==> flow/design.v <==
module caesar_cipher (
   input            clk
  ,input            rst_n
  ,input            ptxt_valid  
  ,input            mode  
  ,input            key_shift_dir_1  
  ,input            key_shift_dir_3  
  ,input      [4:0] key_shift_num_1  
  ,input      [4:0] key_shift_num_3  
  ,input      [7:0] ptxt_char
  ,output reg [7:0] ctxt_char
  ,output reg       err_invalid_key_shift_num
  ,output reg       err_invalid_ptxt_char
  ,output reg       ctx_ready
);
  localparam NUL_CHAR = 8'h00;
  localparam UPPERCASE_A_CHAR = 8'h41;
  localparam UPPERCASE_Z_CHAR = 8'h5A;
  localparam LOWERCASE_A_CHAR = 8'h61;
  localparam LOWERCASE_Z_CHAR = 8'h7A;
  wire       ptxt_char_is_uppercase_letter;
  wire       ptxt_char_is_lowercase_letter;
  wire       ptxt_char_is_letter;
  wire	     err_invalid_key_shift_num_wire;
  wire 	     err_invalid_ptxt_char_wire;
  wire  [4:0] key_shift_num_x;  
  reg  [7:0] sub_letter;
  assign err_invalid_key_shift_num_wire = key_shift_num_1 > 26 || key_shift_num_3 > 26 || key_shift_num_1==key_shift_num_3;
  assign ptxt_char_is_uppercase_letter = (ptxt_char >= UPPERCASE_A_CHAR) &&
                                         (ptxt_char <= UPPERCASE_Z_CHAR);
  assign ptxt_char_is_lowercase_letter = (ptxt_char >= LOWERCASE_A_CHAR) &&
                                         (ptxt_char <= LOWERCASE_Z_CHAR);
  assign ptxt_char_is_letter = ptxt_char_is_uppercase_letter ||
                               ptxt_char_is_lowercase_letter;
  assign err_invalid_ptxt_char_wire = !ptxt_char_is_letter;
  assign key_shift_num_x = (key_shift_num_1 + key_shift_num_3) < 27 ?  (key_shift_num_1 + key_shift_num_3) :  (key_shift_num_1 + key_shift_num_3)  -  5'b11011;
  always @ (*)
    if(!mode) begin  
        if(!key_shift_dir_1 && !key_shift_dir_3) begin
            sub_letter = ptxt_char + {3'b000, key_shift_num_1} + {3'b000, key_shift_num_x} + {3'b000, key_shift_num_3};
            if(ptxt_char_is_uppercase_letter && (sub_letter > UPPERCASE_Z_CHAR))begin
                sub_letter -= 8'h1A;
				if(sub_letter > UPPERCASE_Z_CHAR)begin
					sub_letter -= 8'h1A;
					if(sub_letter > UPPERCASE_Z_CHAR)
						sub_letter -= 8'h1A;
						else 
							sub_letter = sub_letter;
				end
				else 
					sub_letter = sub_letter;
			end 
			else sub_letter = sub_letter;
            if(ptxt_char_is_lowercase_letter && (sub_letter > LOWERCASE_Z_CHAR))begin
                sub_letter -= 8'h1A;
				 if(sub_letter > LOWERCASE_Z_CHAR)begin
					sub_letter -= 8'h1A;
					if(sub_letter > LOWERCASE_Z_CHAR)
						sub_letter -= 8'h1A;
					else 
						sub_letter = sub_letter;
				end
				 else 
					sub_letter = sub_letter;
			end
			else
				sub_letter = sub_letter;
        end
        else if(!key_shift_dir_1 && key_shift_dir_3) begin
            sub_letter = ptxt_char + {3'b000, key_shift_num_1} - {3'b000, key_shift_num_x} - {3'b000, key_shift_num_3};
            if(ptxt_char_is_uppercase_letter && (sub_letter > UPPERCASE_Z_CHAR))begin
                sub_letter -= 8'h1A;
                if(sub_letter > UPPERCASE_Z_CHAR)
                    sub_letter -= 8'h1A;
                else
                    sub_letter = sub_letter;
            end
            else if(ptxt_char_is_lowercase_letter && (sub_letter > LOWERCASE_Z_CHAR))begin
                sub_letter -= 8'h1A;
                if(sub_letter > LOWERCASE_Z_CHAR)
                    sub_letter -= 8'h1A;
                else
                    sub_letter = sub_letter;
            end
            else if(ptxt_char_is_uppercase_letter && (sub_letter < UPPERCASE_A_CHAR)) begin
                sub_letter += 8'h1A;
                if(sub_letter < UPPERCASE_A_CHAR)
                    sub_letter += 8'h1A;
                else
                    sub_letter = sub_letter;
            end
            else if(ptxt_char_is_lowercase_letter && (sub_letter < LOWERCASE_A_CHAR))begin
                sub_letter += 8'h1A;
                if(sub_letter < LOWERCASE_A_CHAR)
                    sub_letter += 8'h1A;
                else
                    sub_letter = sub_letter;
			end
			else 
				sub_letter = sub_letter;
        end
        else if(key_shift_dir_1 && !key_shift_dir_3) begin
            sub_letter = ptxt_char - {3'b000, key_shift_num_1} - {3'b000, key_shift_num_x} + {3'b000, key_shift_num_3};
            if(ptxt_char_is_uppercase_letter && (sub_letter > UPPERCASE_Z_CHAR))begin
                sub_letter -= 8'h1A;
                if(sub_letter > UPPERCASE_Z_CHAR)
                    sub_letter -= 8'h1A;
                else
                    sub_letter = sub_letter;
            end
            else if(ptxt_char_is_lowercase_letter && (sub_letter > LOWERCASE_Z_CHAR))begin
                sub_letter -= 8'h1A;
                if(sub_letter > LOWERCASE_Z_CHAR)
                    sub_letter -= 8'h1A;
                else
                    sub_letter = sub_letter;
            end
            else if(ptxt_char_is_uppercase_letter && (sub_letter < UPPERCASE_A_CHAR))begin
                sub_letter += 8'h1A;
                if(sub_letter < UPPERCASE_A_CHAR)
                    sub_letter += 8'h1A;
                else
                    sub_letter = sub_letter;
            end
            else if(ptxt_char_is_lowercase_letter && (sub_letter < LOWERCASE_A_CHAR))begin
                sub_letter += 8'h1A;
                if(sub_letter < LOWERCASE_A_CHAR)
                    sub_letter += 8'h1A;
                else
                    sub_letter = sub_letter;
            end
			else 
				sub_letter = sub_letter;
        end
		else if(key_shift_dir_1 && key_shift_dir_3) begin
            sub_letter = ptxt_char - {3'b000, key_shift_num_1} + {3'b000, key_shift_num_x} - {3'b000, key_shift_num_3};
            if(ptxt_char_is_uppercase_letter && (sub_letter < UPPERCASE_A_CHAR))begin
                sub_letter += 8'h1A;
				 if((sub_letter < UPPERCASE_A_CHAR))
					sub_letter += 8'h1A;
				else
					sub_letter = sub_letter;
			end
			else
				sub_letter = sub_letter;
            if(ptxt_char_is_lowercase_letter && (sub_letter < LOWERCASE_A_CHAR))begin
                sub_letter += 8'h1A;
				  if((sub_letter < LOWERCASE_A_CHAR))
					sub_letter += 8'h1A;
				  else
					sub_letter = sub_letter;
			end
			else
				sub_letter = sub_letter;
        end
		else
			sub_letter = NUL_CHAR;
    end
    else begin  
        if(!key_shift_dir_1 && !key_shift_dir_3) begin
            sub_letter = ptxt_char - {3'b000, key_shift_num_1} - {3'b000, key_shift_num_x} - {3'b000, key_shift_num_3};
            if(ptxt_char_is_uppercase_letter && (sub_letter < UPPERCASE_A_CHAR || sub_letter > 200))begin
                sub_letter += 8'h1A;
				 if(sub_letter < UPPERCASE_A_CHAR  || sub_letter > 200)begin
					sub_letter += 8'h1A;
					if(sub_letter < UPPERCASE_A_CHAR  || sub_letter > 200 )
						sub_letter += 8'h1A;
					else
						sub_letter = sub_letter;
				end
				else
					sub_letter = sub_letter;
			end
			else
				sub_letter = sub_letter;
            if(ptxt_char_is_lowercase_letter && (sub_letter < LOWERCASE_A_CHAR))begin
                sub_letter += 8'h1A;
				if(sub_letter < LOWERCASE_A_CHAR)begin
					sub_letter += 8'h1A;
					if(sub_letter < LOWERCASE_A_CHAR)
						sub_letter += 8'h1A;
					else
						sub_letter = sub_letter;
				end
				else
					sub_letter = sub_letter;
			end
			else
				sub_letter = sub_letter;			
        end
        else if(!key_shift_dir_1 && key_shift_dir_3) begin
            sub_letter = ptxt_char - {3'b000, key_shift_num_1} + {3'b000, key_shift_num_x} + {3'b000, key_shift_num_3};
            if(ptxt_char_is_uppercase_letter && (sub_letter > UPPERCASE_Z_CHAR))begin
                sub_letter -= 8'h1A;
                if(sub_letter > UPPERCASE_Z_CHAR)
                    sub_letter -= 8'h1A;
                else
                    sub_letter = sub_letter;
            end
            else if(ptxt_char_is_lowercase_letter && (sub_letter > LOWERCASE_Z_CHAR))begin
                sub_letter -= 8'h1A;
                if(sub_letter > LOWERCASE_Z_CHAR)
                    sub_letter -= 8'h1A;
                else
                    sub_letter = sub_letter;
            end
            else if(ptxt_char_is_uppercase_letter && (sub_letter < UPPERCASE_A_CHAR))begin
                sub_letter += 8'h1A;
                if(sub_letter < UPPERCASE_A_CHAR)
                    sub_letter += 8'h1A;
                else
                    sub_letter = sub_letter;
            end
            else if(ptxt_char_is_lowercase_letter && (sub_letter < LOWERCASE_A_CHAR))begin
                sub_letter += 8'h1A;
                if(sub_letter < LOWERCASE_A_CHAR)
                    sub_letter += 8'h1A;
                else
                    sub_letter = sub_letter;
            end
			else
				sub_letter = sub_letter;
        end
        else if(key_shift_dir_1 && !key_shift_dir_3) begin
            sub_letter = ptxt_char + {3'b000, key_shift_num_1} + {3'b000, key_shift_num_x} - {3'b000, key_shift_num_3};
            if(ptxt_char_is_uppercase_letter && (sub_letter > UPPERCASE_Z_CHAR))begin
                sub_letter -= 8'h1A;
                if(sub_letter > UPPERCASE_Z_CHAR)
                    sub_letter -= 8'h1A;
                else
                    sub_letter = sub_letter;
            end
            else if(ptxt_char_is_lowercase_letter && (sub_letter > LOWERCASE_Z_CHAR))begin
                sub_letter -= 8'h1A;
                if(sub_letter > LOWERCASE_Z_CHAR)
                    sub_letter -= 8'h1A;
                else
                    sub_letter = sub_letter;
            end
            else if(ptxt_char_is_uppercase_letter && (sub_letter < UPPERCASE_A_CHAR))begin
                sub_letter += 8'h1A;
                if(sub_letter < UPPERCASE_A_CHAR)
                    sub_letter += 8'h1A;
                else
                    sub_letter = sub_letter;
            end
            else if(ptxt_char_is_lowercase_letter && (sub_letter < LOWERCASE_A_CHAR))begin
                sub_letter += 8'h1A;
                if(sub_letter < LOWERCASE_A_CHAR)
                    sub_letter += 8'h1A;
                else
                    sub_letter = sub_letter;
            end
			else
				sub_letter = sub_letter;
        end
        else if(key_shift_dir_1 && key_shift_dir_3) begin
            sub_letter = ptxt_char + {3'b000, key_shift_num_1} - {3'b000, key_shift_num_x} + {3'b000, key_shift_num_3};
             if(ptxt_char_is_uppercase_letter && (sub_letter > UPPERCASE_Z_CHAR))begin
                sub_letter -= 8'h1A;
				if((sub_letter > UPPERCASE_Z_CHAR))
					sub_letter -= 8'h1A;
				else
					sub_letter = sub_letter;
			end
			else
				sub_letter = sub_letter;
            if(ptxt_char_is_lowercase_letter && (sub_letter > LOWERCASE_Z_CHAR))begin
                sub_letter -= 8'h1A;
				 if((sub_letter > LOWERCASE_Z_CHAR))
					sub_letter -= 8'h1A;
				 else
					sub_letter = sub_letter;
			end
			else
				sub_letter = sub_letter;
        end
		else
			sub_letter = NUL_CHAR;
    end
  always @ (posedge clk or negedge rst_n)
    if(!rst_n)begin
      ctx_ready <= 1'b0;
      ctxt_char <= NUL_CHAR;
      err_invalid_key_shift_num <= 1'b0;
	  err_invalid_ptxt_char <=1'b0;
	  end
    else if(err_invalid_ptxt_char_wire || err_invalid_key_shift_num_wire || !ptxt_valid) begin
      ctx_ready <= 1'b0;
      ctxt_char <= NUL_CHAR;
	  err_invalid_key_shift_num <= 1'b1;
	  err_invalid_ptxt_char <=1'b1;
	  end
    else begin
      ctx_ready <= 1'b1;
      ctxt_char <= sub_letter;
	  err_invalid_key_shift_num <= 1'b0;
	  err_invalid_ptxt_char <=1'b0;
	  end
endmodule
Lab notebook: caesar_cipher

Reports on caesar_cipher

Tool output for the design above before and after an edit, in the order of the flow.
"original" refers to lines of the RTL above, "edited" to lines of the edited file.
"difference": "edited" minus "original" as printed here. "relative change": 100 x difference / "original".
Operators: Yosys type, input widths -> output width; for muxes data width and select width s.
Cell names lack the library's common part.
A cell with n/a has no value.

Top module: caesar_cipher
Clock input: clk
Standard-cell library: sky130hd
Timing corner: tt_025C_1v80

Diff

The edit as a unified diff against the file above.
This change comes from a script, not from a designer. The edited design behaves differently; no optimisation was intended.

```diff
@@ -29,5 +29,5 @@
   assign ptxt_char_is_uppercase_letter = (ptxt_char >= UPPERCASE_A_CHAR) &&
                                          (ptxt_char <= UPPERCASE_Z_CHAR);
-  assign ptxt_char_is_lowercase_letter = (ptxt_char >= LOWERCASE_A_CHAR) &&
+  assign ptxt_char_is_lowercase_letter = (ptxt_char < LOWERCASE_A_CHAR) &&
                                          (ptxt_char <= LOWERCASE_Z_CHAR);
   assign ptxt_char_is_letter = ptxt_char_is_uppercase_letter ||
```

After elaboration

Source: Yosys, flattened and elaborated, memories not mapped. Widths are those after wreduce; folded enables and synchronous resets count as part of the registers. Registers that Yosys merges into a memory's read port (data or address) are not register bits. Print and check cells do not count.

Operators by class:

| what                             | original | edited | difference | relative change (%) |
| mux-type cells                   | 79       | 79     | 0          | 0.00 |
| reductions and logical operators | 42       | 42     | 0          | 0.00 |
| magnitude comparators            | 62       | 62     | 0          | 0.00 |
| add/subtract/negate cells        | 53       | 53     | 0          | 0.00 |
| equality and inequality tests    | 1        | 1      | 0          | 0.00 |

Operator list:

| cell               | original | edited | difference | relative change (%) |
| $lt 8x7->1 const B | 26       | 27     | +1         | +3.85 |
| $ge 8x7->1 const B | 2        | 1      | -1         | -50.00 |

Operator kinds equal on both sides are left out: 19.

Bit counts:

| what                       | original | edited | difference | relative change (%) |
| input port bits            | 24       | 24     | 0          | 0.00 |
| register bits              | 10       | 10     | 0          | 0.00 |
| word-level cells           | 240      | 240    | 0          | 0.00 |
| output and inout port bits | 11       | 11     | 0          | 0.00 |

Depth

Depth = most cells in a row (Yosys ltp): at word level without a register or memory, in the mapped netlist without a sequential cell, where the memories' decode and read muxes count.

Depth:

| what                          | original | edited | difference | relative change (%) |
| depth in word-level cells     | 24       | 24     | 0          | 0.00 |
| ABC_AREA                      | 0        | 0      | n/a        | n/a |
| gate-level depth with buffers | 47       | 43     | -4         | -8.51 |
| mapped depth without buffers  | 43       | 41     | -2         | -4.65 |

Synthesis result

Yosys stat after the flow's synthesis: flattened, memories mapped to cells. It holds for the ABC_AREA given above (unset counts as 0); a run with the other value may have another netlist.

Synthesis totals:

| what                              | original | edited  | difference | relative change (%) |
| area of sequential cells (sq um)  | 250.2    | 250.2   | 0.0        | 0.00 |
| mapped flip-flops                 | 10       | 10      | 0          | 0.00 |
| cell count                        | 2302     | 2262    | -40        | -1.74 |
| buffers                           | 90       | 83      | -7         | -7.78 |
| cell area after synthesis (sq um) | 15790.1  | 15791.4 | +1.3       | +0.01 |

Cells by type:

| cell type | original | edited | difference | relative change (%) |
| o21ai_0   | 137      | 113    | -24        | -17.52 |
| nand3_1   | 73       | 53     | -20        | -27.40 |
| nor2_1    | 228      | 212    | -16        | -7.02 |
| o221ai_1  | 9        | 22     | +13        | +144.44 |
| nor3_1    | 78       | 66     | -12        | -15.38 |
| and2_1    | 30       | 20     | -10        | -33.33 |
| o2111ai_1 | 14       | 4      | -10        | -71.43 |
| nand2_1   | 225      | 216    | -9         | -4.00 |
| xnor2_1   | 142      | 133    | -9         | -6.34 |
| clkbuf_1  | 58       | 49     | -9         | -15.52 |
| a211oi_1  | 38       | 29     | -9         | -23.68 |
| a211o_1   | 19       | 28     | +9         | +47.37 |
| a221oi_1  | 17       | 8      | -9         | -52.94 |
| nand4_1   | 21       | 29     | +8         | +38.10 |
| a2111oi_0 | 5        | 13     | +8         | +160.00 |
| or2_1     | 3        | 11     | +8         | +266.67 |
| xor2_1    | 44       | 37     | -7         | -15.91 |
| o21a_1    | 24       | 17     | -7         | -29.17 |

Cell types equal on both sides are left out: 27.
The list need not be complete.

Path before layout

OpenSTA on the mapped netlist: ideal clock, no wires. The path of least setup slack (recovery checks aside). Input and output delay are each 20% of the period. Register names are those of the netlist, which keeps one name where synthesis merged equal registers.

Timing path after synthesis:

| what                              | original                      | edited                        | difference | relative change (%) |
| path type                         | input-to-reg                  | input-to-reg                  | n/a        | n/a |
| start point                       | input port key_shift_num_1[0] | input port key_shift_num_1[0] | n/a        | n/a |
| end point                         | register ctxt_char[1]         | register ctxt_char[1]         | n/a        | n/a |
| stages                            | 47                            | 41                            | -6         | -12.77 |
| path buffers                      | 5                             | 1                             | -4         | -80.00 |
| arrival time (ns)                 | 12.614                        | 11.915                        | -0.699     | -5.54 |
| data required time (ns)           | 13.899                        | 13.876                        | -0.023     | -0.17 |
| path delay (ns)                   | 9.915                         | 9.239                         | -0.676     | -6.82 |
| clock period (ns)                 | 14.0                          | 14.0                          | 0.0        | 0.00 |
| launch time at the first pin (ns) | 2.800                         | 2.800                         | 0.000      | 0.00 |
| input delay (ns)                  | 2.800                         | 2.800                         | 0.000      | 0.00 |
| setup time (ns)                   | 0.101                         | 0.124                         | +0.023     | n/a |
| path slack (ns)                   | 1.285                         | 1.961                         | +0.676     | n/a |
| synthesis period reached (ns)     | 12.715                        | 12.039                        | -0.676     | -5.32 |

"path delay" is the arrival time less input delay plus setup time.
"stages" counts driving pins, that of a launching flip-flop among them; a cell with two outputs on the path counts twice.
"synthesis period reached" is the clock period less the worst setup slack; recovery checks do not enter. This is arithmetic on one report: input and output delays are still those of the set period (20% each).
Between the ends stands the longest chain of elaborated cells between them, by number of cells; it is not shown to be the way that was timed. Of several equally long chains one is given.
Each line given opens the expression or statement behind the cell; cells for indexed reads and writes are added by Yosys, which also makes memories of some case tables.
At most two assigning lines are given for a register; there are more.

On the way, after synthesis, original:
Cells stage by stage: ha_1 fa_1 and3_1 nor3_1 nor2_1 a21oi_1 mux2i_1 inv_1 fa_1 xor2_1 ha_1 clkbuf_1 nor2_1 a21oi_1 xnor2_1 clkbuf_1 ha_1 clkbuf_1 (+11 left out) a31oi_1 nor2_1 a21oi_1 inv_1 ha_1 o2111ai_1 a211oi_1 a211oi_4 a2111oi_1 nor4_2 xnor2_2 nor2_2 nor4_2 or2_1 a21oi_2 xnor2_1 o2111a_1 nor4_1
Length of the longest elaborated chain: 24
Elaborated cells between the ends (all ways): 219
Those cells by class: add/sub: 53; compare: 57; eq/ne: 1; mux: 77; reduce/logical: 31

Ends and longest elaborated chain, after synthesis, original:

| what               | RTL line | source |
| start: declaration | 8        | `,input      [4:0] key_shift_num_1` |
| $add 5x5->5        | 36       | `assign key_shift_num_x = (key_shift_num_1 + key_shift_num_3) < 27 ?  (key_shift_num_1 + key_shift_num_3) :  (k ...` |
| $sub 5x5->5        | 36       |  |
| $mux 5             | 36       |  |
| $add 8x5->8        | 136      | `sub_letter = ptxt_char - {3'b000, key_shift_num_1} + {3'b000, key_shift_num_x} - {3'b000, key_shift_num_3};` |
| $sub 8x5->8        | 136      |  |
| $add 8x5->8        | 138      | `sub_letter += 8'h1A;` |
| $add 8x5->8        | 140      | `sub_letter += 8'h1A;` |
| (+10 left out)     | n/a      |  |
| $mux 8             | 146      | `if(ptxt_char_is_lowercase_letter && (sub_letter < LOWERCASE_A_CHAR))begin` |
| $mux 8             | 135      | `else if(key_shift_dir_1 && key_shift_dir_3) begin` |
| $mux 8             | 102      | `else if(key_shift_dir_1 && !key_shift_dir_3) begin` |
| $mux 8             | 69       | `else if(!key_shift_dir_1 && key_shift_dir_3) begin` |
| $mux 8             | 39       | `if(!key_shift_dir_1 && !key_shift_dir_3) begin` |
| $mux 8             | 38       | `if(!mode) begin` |
| $mux 8             | 288      | `else if(err_invalid_ptxt_char_wire \|\| err_invalid_key_shift_num_wire \|\| !ptxt_valid) begin` |
| end: assignment    | 290      | `ctxt_char <= NUL_CHAR;` |
| end: assignment    | 296      | `ctxt_char <= sub_letter;` |
| end: declaration   | 11       | `,output reg [7:0] ctxt_char` |

On the way, after synthesis, edited:
Cells stage by stage: ha_1 fa_1 and3_1 or3_4 nand4_1 o21a_1 mux2i_1 inv_1 ha_1 or2_0 o221ai_1 a21boi_0 ha_1 inv_1 xnor2_1 ha_1 a21oi_1 or2_2 (+5 left out) nand3_1 o21ai_0 nor3_1 inv_1 ha_1 nand2_1 nor3_1 a211o_1 a211oi_2 nor3_2 or4_1 o221ai_1 and3_1 a21oi_1 or3_1 a21oi_1 a211oi_1 or2_1
Length of the longest elaborated chain: 24
Elaborated cells between the ends (all ways): 219
Those cells by class: add/sub: 53; compare: 57; eq/ne: 1; mux: 77; reduce/logical: 31

Ends and longest elaborated chain, after synthesis, edited:

| what               | RTL line | source |
| start: declaration | 8        | `,input      [4:0] key_shift_num_1` |
| $add 5x5->5        | 36       | `assign key_shift_num_x = (key_shift_num_1 + key_shift_num_3) < 27 ?  (key_shift_num_1 + key_shift_num_3) :  (k ...` |
| $sub 5x5->5        | 36       |  |
| $mux 5             | 36       |  |
| $add 8x5->8        | 136      | `sub_letter = ptxt_char - {3'b000, key_shift_num_1} + {3'b000, key_shift_num_x} - {3'b000, key_shift_num_3};` |
| $sub 8x5->8        | 136      |  |
| $add 8x5->8        | 138      | `sub_letter += 8'h1A;` |
| $add 8x5->8        | 140      | `sub_letter += 8'h1A;` |
| (+10 left out)     | n/a      |  |
| $mux 8             | 146      | `if(ptxt_char_is_lowercase_letter && (sub_letter < LOWERCASE_A_CHAR))begin` |
| $mux 8             | 135      | `else if(key_shift_dir_1 && key_shift_dir_3) begin` |
| $mux 8             | 102      | `else if(key_shift_dir_1 && !key_shift_dir_3) begin` |
| $mux 8             | 69       | `else if(!key_shift_dir_1 && key_shift_dir_3) begin` |
| $mux 8             | 39       | `if(!key_shift_dir_1 && !key_shift_dir_3) begin` |
| $mux 8             | 38       | `if(!mode) begin` |
| $mux 8             | 288      | `else if(err_invalid_ptxt_char_wire \|\| err_invalid_key_shift_num_wire \|\| !ptxt_valid) begin` |
| end: assignment    | 290      | `ctxt_char <= NUL_CHAR;` |
| end: assignment    | 296      | `ctxt_char <= sub_letter;` |
| end: declaration   | 11       | `,output reg [7:0] ctxt_char` |

Worst path after layout

Path of least setup slack in the final report of the runs of set A (OpenROAD, finished layout, wires in). Where an end is a register, its clock arrival counts in the times.

Timing path after layout:

| what                              | original                      | edited                        | difference | relative change (%) |
| path type                         | input-to-reg                  | input-to-reg                  | n/a        | n/a |
| start point                       | input port key_shift_num_1[0] | input port key_shift_num_1[0] | n/a        | n/a |
| end point                         | register ctxt_char[1]         | register ctxt_char[6]         | n/a        | n/a |
| path buffers                      | 2                             | 2                             | 0          | 0.00 |
| data required time (ns)           | 14.14                         | 14.11                         | -0.03      | -0.21 |
| path slack (ns)                   | 0.67                          | 0.71                          | +0.04      | n/a |
| setup time (ns)                   | 0.11                          | 0.13                          | +0.02      | n/a |
| arrival time (ns)                 | 13.47                         | 13.40                         | -0.07      | -0.52 |
| stages                            | 40                            | 35                            | -5         | -12.50 |
| clock period (ns)                 | 14.0                          | 14.0                          | 0.0        | 0.00 |
| input delay (ns)                  | 2.80                          | 2.80                          | 0.00       | 0.00 |
| launch time at the first pin (ns) | 2.80                          | 2.80                          | 0.00       | 0.00 |

Between the ends stands the longest chain of elaborated cells between them, by number of cells; it is not shown to be the way that was timed. Of several equally long chains one is given.
At most two assigning lines are given for a register; there are more.

On the way, after layout, original:
Cells stage by stage: clkdlybuf4s50_1 ha_1 fa_1 and3_1 nor3_1 nor2_1 a21oi_2 mux2i_1 buf_4 inv_1 fa_1 o21bai_1 a21oi_1 xnor2_1 ha_1 o21a_1 a21oi_1 o31a_1 (+4 left out) o21ai_0 nor4_1 or2_2 a21oi_4 ha_1 o2111ai_1 a211oi_1 a211oi_4 a2111oi_1 nor4_2 xnor2_2 nor2_2 nor4_2 or2_1 a21oi_2 xnor2_1 o2111a_1 nor4_1
Length of the longest elaborated chain: 24
Elaborated cells between the ends (all ways): 219
Those cells by class: add/sub: 53; compare: 57; eq/ne: 1; mux: 77; reduce/logical: 31

Ends and longest elaborated chain, after layout, original:

| what               | RTL line | source |
| start: declaration | 8        | `,input      [4:0] key_shift_num_1` |
| $add 5x5->5        | 36       | `assign key_shift_num_x = (key_shift_num_1 + key_shift_num_3) < 27 ?  (key_shift_num_1 + key_shift_num_3) :  (k ...` |
| $sub 5x5->5        | 36       |  |
| $mux 5             | 36       |  |
| $add 8x5->8        | 136      | `sub_letter = ptxt_char - {3'b000, key_shift_num_1} + {3'b000, key_shift_num_x} - {3'b000, key_shift_num_3};` |
| $sub 8x5->8        | 136      |  |
| $add 8x5->8        | 138      | `sub_letter += 8'h1A;` |
| $add 8x5->8        | 140      | `sub_letter += 8'h1A;` |
| (+10 left out)     | n/a      |  |
| $mux 8             | 146      | `if(ptxt_char_is_lowercase_letter && (sub_letter < LOWERCASE_A_CHAR))begin` |
| $mux 8             | 135      | `else if(key_shift_dir_1 && key_shift_dir_3) begin` |
| $mux 8             | 102      | `else if(key_shift_dir_1 && !key_shift_dir_3) begin` |
| $mux 8             | 69       | `else if(!key_shift_dir_1 && key_shift_dir_3) begin` |
| $mux 8             | 39       | `if(!key_shift_dir_1 && !key_shift_dir_3) begin` |
| $mux 8             | 38       | `if(!mode) begin` |
| $mux 8             | 288      | `else if(err_invalid_ptxt_char_wire \|\| err_invalid_key_shift_num_wire \|\| !ptxt_valid) begin` |
| end: assignment    | 290      | `ctxt_char <= NUL_CHAR;` |
| end: assignment    | 296      | `ctxt_char <= sub_letter;` |
| end: declaration   | 11       | `,output reg [7:0] ctxt_char` |

On the way, after layout, edited:
Cells stage by stage: clkdlybuf4s50_1 ha_1 fa_1 and3_1 o21ai_1 nand4_1 o21a_1 xnor2_1 ha_1 inv_1 fa_1 or4_1 o41ai_1 or2_2 nor2_1 o22ai_1 xnor2_1 ha_1 inv_1 a221o_1 xnor3_1 or4_1 a211oi_2 o211ai_1 and2_1 ha_1 nor4_2 nand2b_4 a211o_1 a22oi_2 nor2_2 a2111oi_0 buf_4 and4b_1 o2bb2ai_1
Length of the longest elaborated chain: 24
Elaborated cells between the ends (all ways): 219
Those cells by class: add/sub: 53; compare: 57; eq/ne: 1; mux: 77; reduce/logical: 31

Ends and longest elaborated chain, after layout, edited:

| what               | RTL line | source |
| start: declaration | 8        | `,input      [4:0] key_shift_num_1` |
| $add 5x5->5        | 36       | `assign key_shift_num_x = (key_shift_num_1 + key_shift_num_3) < 27 ?  (key_shift_num_1 + key_shift_num_3) :  (k ...` |
| $sub 5x5->5        | 36       |  |
| $mux 5             | 36       |  |
| $add 8x5->8        | 136      | `sub_letter = ptxt_char - {3'b000, key_shift_num_1} + {3'b000, key_shift_num_x} - {3'b000, key_shift_num_3};` |
| $sub 8x5->8        | 136      |  |
| $add 8x5->8        | 138      | `sub_letter += 8'h1A;` |
| $add 8x5->8        | 140      | `sub_letter += 8'h1A;` |
| (+10 left out)     | n/a      |  |
| $mux 8             | 146      | `if(ptxt_char_is_lowercase_letter && (sub_letter < LOWERCASE_A_CHAR))begin` |
| $mux 8             | 135      | `else if(key_shift_dir_1 && key_shift_dir_3) begin` |
| $mux 8             | 102      | `else if(key_shift_dir_1 && !key_shift_dir_3) begin` |
| $mux 8             | 69       | `else if(!key_shift_dir_1 && key_shift_dir_3) begin` |
| $mux 8             | 39       | `if(!key_shift_dir_1 && !key_shift_dir_3) begin` |
| $mux 8             | 38       | `if(!mode) begin` |
| $mux 8             | 288      | `else if(err_invalid_ptxt_char_wire \|\| err_invalid_key_shift_num_wire \|\| !ptxt_valid) begin` |
| end: assignment    | 290      | `ctxt_char <= NUL_CHAR;` |
| end: assignment    | 296      | `ctxt_char <= sub_letter;` |
| end: declaration   | 11       | `,output reg [7:0] ctxt_char` |

Measured runs

Both versions went through the flow (Yosys, OpenROAD) with the same settings in each pair. Constraints: input delay and output delay 20% of the set period each, output load 0.01 pF.

Flow settings, set A:
period_ns: 14.0
CAP_MARGIN: 20
CORE_MARGIN: 2
CORE_UTILIZATION: 40
SLEW_MARGIN: 20

Results, set A:

| what                                     | original | edited  | difference | relative change (%) |
| period achieved (ns)                     | 13.329   | 13.293  | -0.036     | -0.27 |
| post-synthesis cell area (sq um)         | 15790.1  | 15791.4 | +1.3       | +0.01 |
| standard-cell area after routing (sq um) | 16975.0  | 16794.9 | -180.1     | -1.06 |
| worst setup slack after layout (ns)      | 0.671    | 0.707   | +0.036     | n/a |
| setup TNS (ns)                           | 0.000    | 0.000   | 0.000      | n/a |
| full die area (sq um)                    | 41081.2  | 41083.2 | +2.0       | 0.00 |

Flow settings, set B:
CAP_MARGIN: 25
CELL_PAD_IN_SITES_GLOBAL_PLACEMENT: 0
CORE_MARGIN: 2
CORE_UTILIZATION: 53
GPL_ROUTABILITY_DRIVEN: 1
HOLD_SLACK_MARGIN: -0.03
PLACE_DENSITY_LB_ADDON: 0.13
SETUP_SLACK_MARGIN: 0.43
SLEW_MARGIN: 0
period_ns: 16.8

Results, set B:

| what                                     | original | edited  | difference | relative change (%) |
| period achieved (ns)                     | 15.236   | 15.344  | +0.108     | +0.71 |
| post-synthesis cell area (sq um)         | 15790.1  | 15791.4 | +1.3       | +0.01 |
| standard-cell area after routing (sq um) | 16537.1  | 16539.6 | +2.5       | +0.02 |
| worst setup slack after layout (ns)      | 1.564    | 1.456   | -0.108     | n/a |
| setup TNS (ns)                           | 0.000    | 0.000   | 0.000      | n/a |
| full die area (sq um)                    | 31189.3  | 31191.1 | +1.8       | +0.01 |

"period achieved" = clock period - worst setup slack. The figure is calculated, with input and output delays left at 20% of the set period.
